==> flow/design.v <==
module axi_timer #(
  parameter AXI_ADDR_BW_p = 12     
) (
  input logic  clk,
  input logic  rst_n,
  input logic [AXI_ADDR_BW_p-1:0] i_axi_awaddr,
  input logic  i_axi_awvalid,
  input logic [31:0] i_axi_wdata,
  input logic i_axi_wvalid,
  input logic i_axi_bready,
  input logic [AXI_ADDR_BW_p-1:0] i_axi_araddr,
  input logic i_axi_arvalid,
  input logic i_axi_rready,
  output logic o_axi_awready,
  output logic o_axi_wready,
  output logic [1:0] o_axi_bresp,
  output logic o_axi_bvalid,
  output logic o_axi_arready,
  output logic [31:0] o_axi_rdata,
  output logic [1:0] o_axi_rresp,
  output logic o_axi_rvalid,
  output logic o_cnt0_en,
  output logic o_cnt0_reload,
  output logic o_cnt0_count_up,
  output logic [31:0] o_cnt0_load_value,
  output logic [31:0] o_cnt0_compare_value,
  input  logic [31:0] i_cnt0_value,
  output logic o_cnt1_en,
  output logic o_cnt1_reload,
  output logic o_cnt1_count_up,
  output logic o_cnt1_src,
  output logic [31:0] o_cnt1_load_value,
  output logic [31:0] o_cnt1_compare_value,
  input  logic [31:0] i_cnt1_value
);
  localparam logic [1:0] RESP_OKAY   = 2'b00;
  localparam logic [1:0] RESP_EXOKAY = 2'b01;
  localparam logic [1:0] RESP_SLVERR = 2'b10;
  localparam logic [1:0] RESP_DECERR = 2'b11;
  logic s_cnt0_en;
  logic s_cnt0_reload;
  logic s_cnt0_count_up;
  logic [31:0] s_cnt0_load_value;
  logic [31:0] s_cnt0_compare_value;
  logic s_cnt1_en;
  logic s_cnt1_reload;
  logic s_cnt1_count_up;
  logic s_cnt1_src;
  logic [31:0] s_cnt1_load_value;
  logic [31:0] s_cnt1_compare_value;
  assign o_cnt0_en = s_cnt0_en;
  assign o_cnt0_reload = s_cnt0_reload;
  assign o_cnt0_count_up = s_cnt0_count_up;
  assign o_cnt0_load_value = s_cnt0_load_value;
  assign o_cnt0_compare_value = s_cnt0_compare_value;
  assign o_cnt1_en = s_cnt1_en;
  assign o_cnt1_reload = s_cnt1_reload;
  assign o_cnt1_count_up = s_cnt1_count_up;
  assign o_cnt1_src = s_cnt1_src;
  assign o_cnt1_load_value = s_cnt1_load_value;
  assign o_cnt1_compare_value = s_cnt1_compare_value;
  logic [1:0]  c_axi_wresp;
  logic [3:0]  c_axi_wstrb;
  logic [31:0] c_axi_wdata;
  logic s_axi_wdata_buf_used;
  logic [31:0] s_axi_wdata_buf;
  logic [3:0]  s_axi_wstrb_buf;
  logic [1:0]  s_axi_bresp;
  logic [AXI_ADDR_BW_p-1:0] s_axi_awaddr_buf;
  logic [AXI_ADDR_BW_p-1:0] c_axi_awaddr;
  logic s_axi_awaddr_buf_used;
  logic s_axi_awvalid;
  logic s_axi_wvalid;
  logic s_axi_bvalid;
  logic s_axi_awready;
  logic s_axi_wready;
  logic s_awaddr_done;
  logic [AXI_ADDR_BW_p-1:0] s_axi_awaddr;
  assign o_axi_awready = !s_axi_awaddr_buf_used & s_axi_awvalid;
  assign o_axi_wready  = !s_axi_wdata_buf_used & s_axi_wvalid;
  logic write_response_stalled;
  logic valid_write_address;
  logic valid_write_data;
  assign write_response_stalled = o_axi_bvalid & ~i_axi_bready;
  assign valid_write_address = s_axi_awaddr_buf_used | (i_axi_awvalid & o_axi_awready);
  assign valid_write_data = s_axi_wdata_buf_used | (i_axi_wvalid & o_axi_wready);
  always_ff @(posedge clk) begin
    if (!rst_n) begin
      s_axi_awvalid <= 1'b0;
      s_axi_awaddr_buf_used <= 1'b0;
    end else begin
      s_axi_awvalid <= 1'b1;
      if (i_axi_awvalid && o_axi_awready && (write_response_stalled || !valid_write_data)) begin
        s_axi_awaddr_buf <= i_axi_awaddr;
        s_axi_awaddr_buf_used <= 1'b1;
      end else if (s_axi_awaddr_buf_used && valid_write_data && (!o_axi_bvalid || i_axi_bready)) begin
        s_axi_awaddr_buf_used <= 1'b0;
      end
    end
  end
  always_ff @(posedge clk) begin
    if (!rst_n) begin
      s_axi_wdata_buf_used <= 1'b0;
      s_axi_wvalid <= 1'b0;
    end else begin
      s_axi_wvalid <= 1'b1;
      if (i_axi_wvalid && o_axi_wready && (write_response_stalled || !valid_write_address)) begin
        s_axi_wdata_buf <= i_axi_wdata;
        s_axi_wdata_buf_used <= 1'b1;
      end else if (s_axi_wdata_buf_used && valid_write_address && (!o_axi_bvalid || i_axi_bready)) begin
        s_axi_wdata_buf_used <= 1'b0;
      end
    end
  end
  assign c_axi_awaddr = s_axi_awaddr_buf_used ? s_axi_awaddr_buf : i_axi_awaddr;
  assign c_axi_wdata  = s_axi_wdata_buf_used  ? s_axi_wdata_buf : i_axi_wdata;
  always_ff @(posedge clk) begin
    if (!rst_n) begin
      s_axi_bvalid <= 1'b0;
      s_cnt0_en <= 1'b0;
      s_cnt0_reload <= 1'b0;
      s_cnt0_count_up <= 1'b0;
      s_cnt0_load_value <= '0;
      s_cnt0_compare_value <= '0;
      s_cnt1_en <= 1'b0;
      s_cnt1_reload <= 1'b0;
      s_cnt1_count_up <= 1'b0;
      s_cnt1_src <= 1'b0;
      s_cnt1_load_value <= '0;
      s_cnt1_compare_value <= '0;
    end else begin
      if (valid_write_address && valid_write_data && (!o_axi_bvalid || i_axi_bready)) begin
        s_axi_bresp <= RESP_OKAY;
        s_axi_bvalid <= 1'b1;
        case (c_axi_awaddr[AXI_ADDR_BW_p-1:2])
          'd0 : begin
            s_cnt0_en <= c_axi_wdata[0];
            s_cnt0_reload <= c_axi_wdata[1];
            s_cnt0_count_up <= c_axi_wdata[2];
          end
          'd1 : begin
            s_cnt0_load_value <= c_axi_wdata;
          end
          'd2 : begin
            s_cnt0_compare_value <= c_axi_wdata;
          end
          'd4 : begin
            s_cnt1_en <= c_axi_wdata[0];
            s_cnt1_reload <= c_axi_wdata[1];
            s_cnt1_count_up <= c_axi_wdata[2];
            s_cnt1_src <= c_axi_wdata[3]; 
          end
          'd5 : begin
            s_cnt1_load_value <= c_axi_wdata;
          end
          'd6 : begin
            s_cnt1_compare_value <= c_axi_wdata;
          end
          default: begin
            s_axi_bresp <= RESP_SLVERR;
          end
        endcase
      end else if (o_axi_bvalid && i_axi_bready && !(valid_write_address && valid_write_data)) begin
        s_axi_bvalid <= 1'b0;
      end
    end
  end
  assign o_axi_bresp = s_axi_bresp;
  assign o_axi_bvalid = s_axi_bvalid;
  logic s_axi_rvalid;
  logic [31:0] s_axi_rdata;
  logic [1:0] s_axi_rresp;
  logic s_axi_arready;
  logic [AXI_ADDR_BW_p-1:0] s_araddr_buf;
  logic s_araddr_buf_used;
  logic [AXI_ADDR_BW_p-1:0] c_axi_araddr;
  always_ff @(posedge clk) begin
    if (!rst_n) begin
      s_araddr_buf_used <= 1'b0;
      s_axi_arready <= 1'b0;
    end else begin
      s_axi_arready <= 1'b1;
      if (i_axi_arvalid && o_axi_arready && o_axi_rvalid && !i_axi_rready) begin
        s_araddr_buf <= i_axi_araddr;
        s_araddr_buf_used <= 1'b1;
      end 
      else if (s_araddr_buf_used && (!o_axi_rvalid || i_axi_rready)) begin
        s_araddr_buf_used <= 1'b0;
      end
    end
  end
  assign c_axi_araddr = s_araddr_buf_used ? s_araddr_buf : i_axi_araddr;
  assign o_axi_arready = !s_araddr_buf_used & s_axi_arready;
  always_ff @(posedge clk) begin
    if (!rst_n) begin
      s_axi_rvalid <= 1'b0;
    end else begin
      if ((s_araddr_buf_used || (i_axi_arvalid && o_axi_arready)) && (!o_axi_rvalid || i_axi_rready)) begin
        s_axi_rresp <= RESP_OKAY;
        s_axi_rvalid <= 1'b1;
        s_axi_rdata <= '0;
        case (c_axi_araddr[AXI_ADDR_BW_p-1:2])
          'd0 : begin
            s_axi_rdata[0] <= s_cnt0_en;
            s_axi_rdata[1] <= s_cnt0_reload;
            s_axi_rdata[2] <= s_cnt0_count_up;
          end
          'd1 : begin
            s_axi_rdata <= s_cnt0_load_value;
          end
          'd2 : begin
            s_axi_rdata <= s_cnt0_compare_value;
          end
          'd3 : begin
            s_axi_rdata <= i_cnt0_value;
          end
          'd4 : begin
            s_axi_rdata[0] <= s_cnt1_en;
            s_axi_rdata[1] <= s_cnt1_reload; 
            s_axi_rdata[2] <= s_cnt1_count_up;
            s_axi_rdata[3] <= s_cnt1_src; 
          end
          'd5 : begin
            s_axi_rdata <= s_cnt1_load_value;
          end
          'd6 : begin
            s_axi_rdata <= s_cnt1_compare_value;
          end
          'd7 : begin
            s_axi_rdata <= i_cnt1_value;
          end
          default: begin
            s_axi_rdata <= 32'hdeaddead;
            s_axi_rresp <= RESP_SLVERR;
          end
        endcase
      end else if (o_axi_rvalid && i_axi_rready && !s_araddr_buf_used && !(i_axi_arvalid && o_axi_arready)) begin
        s_axi_rvalid <= 1'b0;
      end
    end
  end
  assign o_axi_rdata = s_axi_rdata;
  assign o_axi_rresp = s_axi_rresp;
  assign o_axi_rvalid = s_axi_rvalid;
endmodule
module timer_counter (
  input logic clk,
  input logic rst_n,
  input logic i_cnt0_en,
  input logic i_cnt0_reload,
  input logic i_cnt0_count_up,
  input logic [31:0] i_cnt0_load_value,
  input logic [31:0] i_cnt0_compare_value,
  input logic i_cnt1_en,
  input logic i_cnt1_reload,
  input logic i_cnt1_count_up,
  input logic i_cnt1_src,
  input logic [31:0] i_cnt1_load_value,
  input logic [31:0] i_cnt1_compare_value,
  output logic [31:0] o_cnt0_value,
  output logic [31:0] o_cnt1_value,
  output logic o_cnt0_done,
  output logic o_cnt1_done
);
  logic [31:0] s_cnt0_value;
  logic s_cnt0_done;
  logic [31:0] s_cnt1_value;
  logic s_cnt1_done;
  assign o_cnt0_done = s_cnt0_done & i_cnt0_en;
  assign o_cnt1_done = s_cnt1_done & i_cnt1_en; 
  assign o_cnt0_value = s_cnt0_value;
  assign o_cnt1_value = s_cnt1_value;
  always_ff @(posedge clk) begin
    if (!rst_n) begin
      s_cnt0_done <= 1'b0;
      s_cnt0_value <= '0;
    end else begin
      s_cnt0_done <= 1'b0;
      if (i_cnt0_en) begin
        if (i_cnt0_count_up) begin
          s_cnt0_value <= s_cnt0_value + 1;
        end else begin
          s_cnt0_value <= s_cnt0_value - 1;
        end
        if (s_cnt0_value == i_cnt0_compare_value) begin
          s_cnt0_done <= 1'b1;
          if (i_cnt0_reload) begin
            s_cnt0_value <= i_cnt0_load_value;
          end
        end
      end else begin
        s_cnt0_value <= i_cnt0_load_value;
      end
    end
  end
  always_ff @(posedge clk) begin
    if (!rst_n) begin
      s_cnt1_done <= 1'b0;
      s_cnt1_value <= '0;
    end else begin
      s_cnt1_done <= 1'b0;
      if (i_cnt1_en) begin
        if (!i_cnt1_src || (i_cnt1_src && s_cnt0_done)) begin
          if (i_cnt1_count_up) begin
            s_cnt1_value <= s_cnt1_value + 1;
          end else begin
            s_cnt1_value <= s_cnt1_value - 1;
          end
        end
        if (s_cnt1_value == i_cnt1_compare_value) begin
          s_cnt1_done <= 1'b1;
          if (i_cnt1_reload) begin
            s_cnt1_value <= i_cnt1_load_value;
          end
        end
      end else begin
        s_cnt1_value <= i_cnt1_load_value;
      end
    end
  end
endmodule
module axi_timer_counter_top #(
  parameter AXI_ADDR_BW_p = 12     
) (
  input logic  clk,
  input logic  rst_n,
  input logic [AXI_ADDR_BW_p-1:0] i_axi_awaddr,
  input logic  i_axi_awvalid,
  input logic [31:0] i_axi_wdata,
  input logic i_axi_wvalid,
  input logic i_axi_bready,
  input logic [AXI_ADDR_BW_p-1:0] i_axi_araddr,
  input logic i_axi_arvalid,
  input logic i_axi_rready,
  output logic o_axi_awready,
  output logic o_axi_wready,
  output logic [1:0] o_axi_bresp,
  output logic o_axi_bvalid,
  output logic o_axi_arready,
  output logic [31:0] o_axi_rdata,
  output logic [1:0] o_axi_rresp,
  output logic o_axi_rvalid,
  output logic o_cnt0_done,
  output logic o_cnt1_done
);
  logic s_cnt0_en;
  logic s_cnt0_reload;
  logic s_cnt0_count_up;
  logic [31:0] s_cnt0_load_value;
  logic [31:0] s_cnt0_compare_value;
  logic [31:0] s_cnt0_value;
  logic s_cnt1_en;
  logic s_cnt1_reload;
  logic s_cnt1_count_up;
  logic s_cnt1_src;
  logic [31:0] s_cnt1_load_value;
  logic [31:0] s_cnt1_compare_value;
  logic [31:0] s_cnt1_value;
  axi_timer #(
    .AXI_ADDR_BW_p ( AXI_ADDR_BW_p )
  ) axi_timer_inst (
    .clk                  ( clk                   ),
    .rst_n                ( rst_n                 ),
    .i_axi_awaddr         ( i_axi_awaddr          ),
    .i_axi_awvalid        ( i_axi_awvalid         ),
    .i_axi_wdata          ( i_axi_wdata           ),
    .i_axi_wvalid         ( i_axi_wvalid          ),
    .i_axi_bready         ( i_axi_bready          ),
    .i_axi_araddr         ( i_axi_araddr          ),
    .i_axi_arvalid        ( i_axi_arvalid         ),
    .i_axi_rready         ( i_axi_rready          ),
    .o_axi_awready        ( o_axi_awready         ),
    .o_axi_wready         ( o_axi_wready          ),
    .o_axi_bresp          ( o_axi_bresp           ),
    .o_axi_bvalid         ( o_axi_bvalid          ),
    .o_axi_arready        ( o_axi_arready         ),
    .o_axi_rdata          ( o_axi_rdata           ),
    .o_axi_rresp          ( o_axi_rresp           ),
    .o_axi_rvalid         ( o_axi_rvalid          ),
    .o_cnt0_en            ( s_cnt0_en             ),
    .o_cnt0_reload        ( s_cnt0_reload         ),
    .o_cnt0_count_up      ( s_cnt0_count_up       ),
    .o_cnt0_load_value    ( s_cnt0_load_value     ),
    .o_cnt0_compare_value ( s_cnt0_compare_value  ),
    .i_cnt0_value         ( s_cnt0_value          ),
    .o_cnt1_en            ( s_cnt1_en             ),
    .o_cnt1_reload        ( s_cnt1_reload         ),
    .o_cnt1_count_up      ( s_cnt1_count_up       ),
    .o_cnt1_src           ( s_cnt1_src            ),
    .o_cnt1_load_value    ( s_cnt1_load_value     ),
    .o_cnt1_compare_value ( s_cnt1_compare_value  ),
    .i_cnt1_value         ( s_cnt1_value          )
  );
  timer_counter timer_counter_inst (
    .clk                  ( clk                   ),
    .rst_n                ( rst_n                 ),
    .i_cnt0_en            ( s_cnt0_en             ),
    .i_cnt0_reload        ( s_cnt0_reload         ),
    .i_cnt0_count_up      ( s_cnt0_count_up       ),
    .i_cnt0_load_value    ( s_cnt0_load_value     ),
    .i_cnt0_compare_value ( s_cnt0_compare_value  ),
    .o_cnt0_value         ( s_cnt0_value          ),
    .i_cnt1_en            ( s_cnt1_en             ),
    .i_cnt1_reload        ( s_cnt1_reload         ),
    .i_cnt1_count_up      ( s_cnt1_count_up       ),
    .i_cnt1_src           ( s_cnt1_src            ),
    .i_cnt1_load_value    ( s_cnt1_load_value     ),
    .i_cnt1_compare_value ( s_cnt1_compare_value  ),
    .o_cnt1_value         ( s_cnt1_value          ),
    .o_cnt0_done          ( o_cnt0_done           ),
    .o_cnt1_done          ( o_cnt1_done           )
  );
endmodule
Reports on axi_timer_counter_top
The steps from the RTL of axi_timer_counter_top to its reports follow in flow order.
Lines are those of the file above, counted from 1.
Operators: Yosys type, input widths -> output width; for muxes data width and select width s.
Library cell names are shortened.
Not given: n/a

design
  top module = axi_timer_counter_top
  clock = clk
  standard-cell library = sky130hd
  library corner = tt_025C_1v80

Word level
Counts by Yosys on the flattened word-level netlist (proc, flatten, opt, wreduce; memories kept). Register bits leave out memories and registers merged into their read ports (data or address). Print and check cells are left out. Cells with the same type and inputs are merged into one.

bit counts
  bits in registers = 299
  bits of input ports = 63
  cells after elaboration = 153
  output and inout bits = 43

operators by class
  equal/unequal tests = 14
  bitwise logic cells = 11
  add/subtract/negate cells = 4
  reductions and logical operators = 61
  multiplexer cells = 32

operator list
  cell                   number
  $mux 32                10
  $pmux 28 s7            1
  $eq 10x3->1 const B    7
  $add 32x1->32 const B  2
  $sub 32x1->32 const B  2
  $eq 32x32->1           2
  $pmux 1 s8             4
  $eq 10x2->1 const B    3
  $reduce_and 2->1       13
  $mux 12                2
  $logic_and 1x1->1      21
  $eq 10x1->1 const B    2
  $logic_not 10->1       2
  $mux 1                 13
  $logic_not 1->1        11
  $reduce_bool 2->1      5
  $and 1x1->1            8
  $reduce_or 8->1        1
  $logic_or 1x1->1       6
  $reduce_or 6->1        1
  $mux 2                 2
  $or 1x1->1             2
  $reduce_or 2->1        1
  $not 1->1              1

Depth
Depth = most cells in a row (Yosys ltp): at word level without a register or memory, in the mapped netlist without a sequential cell, where the memories' decode and read muxes count.

logic depth
  word-level depth = 9
  ABC_AREA = 0
  gate-level depth with buffers = 12
  gate-level depth less buffers = 11

After synthesis
The flow's flattened synthesis, as Yosys stat reports it; memories are mapped. The netlist is that of the ABC_AREA named above (0 if unset); the other value can give another one.
The area totals of this step are shown rounded.

synthesis totals
  mapped flip-flops = 293
  standard cells after synthesis = 1627
  buffers = 103
  sequential area = 6700 um^2
  mapped area = 15000 um^2

cells by type
  cell type  number  total area (um^2)
  dfxtp_1    207     4.14E+03
  edfxtp_1   86      2.58E+03
  a211oi_1   142     1.07E+03
  nor2_1     219     822.038
  ha_1       60      750.72
  xor2_1     79      691.914
  mux2i_1    58      580.557
  a21oi_1    86      430.413
  a22oi_1    50      375.36
  clkbuf_1   81      304.042
  nand2_1    77      289.027
  a21o_1     38      285.274
  xnor2_1    30      262.752
  o21ai_0    52      260.25
  nand3_1    46      230.221
  a222oi_1   21      210.202
  a31oi_1    20      125.12
  nor4_1     20      125.12

Not listed: further types 60, cells in them 255.
The figures by module come from a second, unflattened synthesis with its own total; it is not the netlist above.

unflattened totals
  cell total of the unflattened synthesis = 1752
  area (unflattened synthesis) = 16000 um^2

Each row is one instance without its submodules.

by module
  module                        times used  sequential area (um^2)  area (um^2)  cells
  axi_timer (AXI_ADDR_BW_p=12)  1           5400                    9900         904
  timer_counter                 1           1300                    6400         848
  axi_timer_counter_top         1           0.0                     0.0          0

Timing after synthesis
Path of least setup slack by OpenSTA after synthesis, without wires, with an ideal clock, recovery checks aside; 20% of the period is set as input and as output delay. Where synthesis merged equal registers, the netlist keeps one of their names.

path after synthesis
  kind = input to register
  start = input rst_n
  end = register axi_timer_inst.s_axi_wdata_buf[0]
  data required time = 4.487 ns
  arrival = 4.726 ns
  path slack = -0.239 ns
  time at the first pin = 1.000 ns
  buffers on the path = 1
  external input delay = 1.000 ns
  period = 5.0 ns
  library setup time = 0.513 ns
  delay of the path = 4.239 ns
  stages = 3
  period reached after synthesis = 5.239 ns

"delay of the path" is the arrival time less input delay plus setup time.
"stages": output pins that drive a net of the path, with the launching flip-flop's if there is one; two outputs of one cell count as two.
"period reached after synthesis" is the clock period less the worst setup slack; recovery checks do not enter. This is arithmetic on one report: input and output delays are still those of the set period (20% each).
The rows between start and end are the longest chain of elaborated cells between them; the timing report does not say that the signal goes this way. Where chains are equally long, one stands for them.
A line is the first line of the expression or statement that the cell stems from. Yosys adds cells for indexed reads and writes and turns some case tables into memories.

on the way, after synthesis
  cell sequence = clkbuf_1 -> nand2_1 -> nor4b_1
  cells in the longest elaborated chain = 1
  elaborated cells between the ends (all ways) = 1
  RTL lines with such cells = 0
  those cells by class = 1 x reduce/logical

RTL lines, path after synthesis
  element           RTL line  RTL
  start, declared   326       input logic  rst_n,
  $reduce_and 2->1  n/a
  end, assigned     108       s_axi_wdata_buf <= i_axi_wdata;
  end, declared     66        logic [31:0] s_axi_wdata_buf;

Path in the finished layout
From the final timing report of flow run A: the path of least setup slack in the routed layout; clock arrival at registers is part of the times.

path post-layout
  kind = register to register
  start = register axi_timer_inst.s_cnt0_count_up
  end = register timer_counter_inst.s_cnt0_value[24]
  path slack = 1.01 ns
  arrival = 3.70 ns
  time at the first pin = 0.54 ns
  period = 4.34 ns
  data required time = 4.71 ns
  library setup time = 0.15 ns
  stages = 14
  buffers on the path = 2

The rows between start and end are the longest chain of elaborated cells between them; the timing report does not say that the signal goes this way. Where chains are equally long, one stands for them.
At most two assigning lines are given for a register; there are more.

on the way, post-layout
  cell sequence = dfxtp_1 -> clkinvlp_4 -> buf_12 -> buf_12 -> ha_1 -> a21o_1 -> a21o_1 -> a21o_1 -> a2111oi_0 -> o31ai_1 -> a41o_1 -> a41o_1 -> nand4b_1 -> o221ai_1
  cells in the longest elaborated chain = 4
  elaborated cells between the ends (all ways) = 4
  RTL lines with such cells = 4
  those cells by class = 4 x mux

RTL lines, path post-layout
  element          RTL line  RTL
  start, declared  42        logic s_cnt0_count_up;
  start, assigned  122       s_cnt0_count_up <= 1'b0;
  start, assigned  139       s_cnt0_count_up <= c_axi_wdata[2];
  $mux 32          280       if (i_cnt0_count_up) begin
  $mux 32          287       if (i_cnt0_reload) begin
  $mux 32          285       if (s_cnt0_value == i_cnt0_compare_value) begin
  $mux 32          279       if (i_cnt0_en) begin
  end, assigned    281       s_cnt0_value <= s_cnt0_value + 1;
  end, assigned    283       s_cnt0_value <= s_cnt0_value - 1;
  end, declared    265       logic [31:0] s_cnt0_value;

Wiki page: axi_timer_counter_top / flow data

Stored flow runs of axi_timer_counter_top (7 of them; Yosys, OpenROAD, sky130hd). They differ in their settings and are not a sequence. Constraints: input delay and output delay 20% of the set period each, output load 0.01 pF.
"period reached" = clock period - worst setup slack. The figure is calculated, with input and output delays left at 20% of the set period.
"time of the worst setup path" = time allowed to the worst setup path (clock period - input delay - output delay, where it has them) - its slack; a late launch clock adds to it, a late capture clock takes from it.
"total design power": no workload was simulated; the value follows from the tool's default switching activity.
The results are shown rounded.
Settings: . = not set for that run.
Among the results, . means that no value is shown for the run.

item                                           flow run A            flow run B            flow run C            flow run D  flow run E  flow run F            flow run G
CORE_UTILIZATION                               40                    42                    19                    72          72          62                    30
SETUP_SLACK_MARGIN                             0.69                  0.41                  .                     .           0.02        .                     .
period_ns                                      4.34                  5.04                  4.81                  2.45        2.45        5.55                  4.34
CAP_MARGIN                                     20                    30                    20                    30          30          20                    20
CORE_MARGIN                                    2                     5                     9                     4           4           6                     2
SLEW_MARGIN                                    20                    5                     5                     25          25          30                    20
CELL_PAD_IN_SITES_GLOBAL_PLACEMENT             .                     2                     1                     1           1           0                     .
CORE_ASPECT_RATIO                              .                     0.66                  .                     1.49        1.49        .                     .
MAX_ROUTING_LAYER                              .                     met5                  met5                  met4        met4        .                     .
MIN_ROUTING_LAYER                              .                     met2                  .                     met2        met2        .                     .
ABC_AREA                                       .                     .                     0                     1           1           .                     .
CELL_PAD_IN_SITES_DETAIL_PLACEMENT             .                     .                     2                     0           2           .                     .
CTS_CLUSTER_SIZE                               .                     .                     54                    .           .           88                    .
GPL_ROUTABILITY_DRIVEN                         .                     .                     0                     .           .           .                     .
HOLD_SLACK_MARGIN                              .                     .                     0.3                   .           0.21        .                     .
PLACE_DENSITY_LB_ADDON                         .                     .                     0.08                  .           .           .                     .
TNS_END_PERCENT                                .                     .                     85                    .           .           45                    .
CTS_CLUSTER_DIAMETER                           .                     .                     .                     136         136         190                   .
GPL_TIMING_DRIVEN                              .                     .                     .                     .           .           1                     .
PLACE_DENSITY                                  .                     .                     .                     .           .           0.69                  .
area of the synthesized netlist (um^2)         15000                 15000                 15000                 .           .           15000                 15000
die outline area (um^2)                        40000                 41000                 91000                 .           .           29000                 53000
standard-cell area of the final layout (um^2)  18000                 18000                 19000                 .           .           17000                 18000
utilization after layout                       0.48                  0.5                   0.24                  .           .           0.7                   0.36
worst slack on setup checks (ns)               1.0                   1.0                   1.1                   .           .           1.4                   0.74
post-route setup TNS (ns)                      0.000                 0.000                 0.000                 .           .           0.000                 0.000
worst hold slack after layout (ns)             0.50                  0.50                  0.50                  .           .           0.41                  0.49
total design power (uW)                        6000                  4900                  6000                  .           .           3300                  5800
period reached (ns)                            3.327                 4.012                 3.663                 .           .           4.103                 3.604
time of the worst setup path (ns)              3.33                  4.01                  3.66                  .           .           4.10                  3.60
worst setup path type                          register to register  register to register  register to register  .           .           register to register  register to register

Flow run D: did not finish, placement stopped with GPL-0301
Flow run E: did not finish, placement stopped with GPL-0301
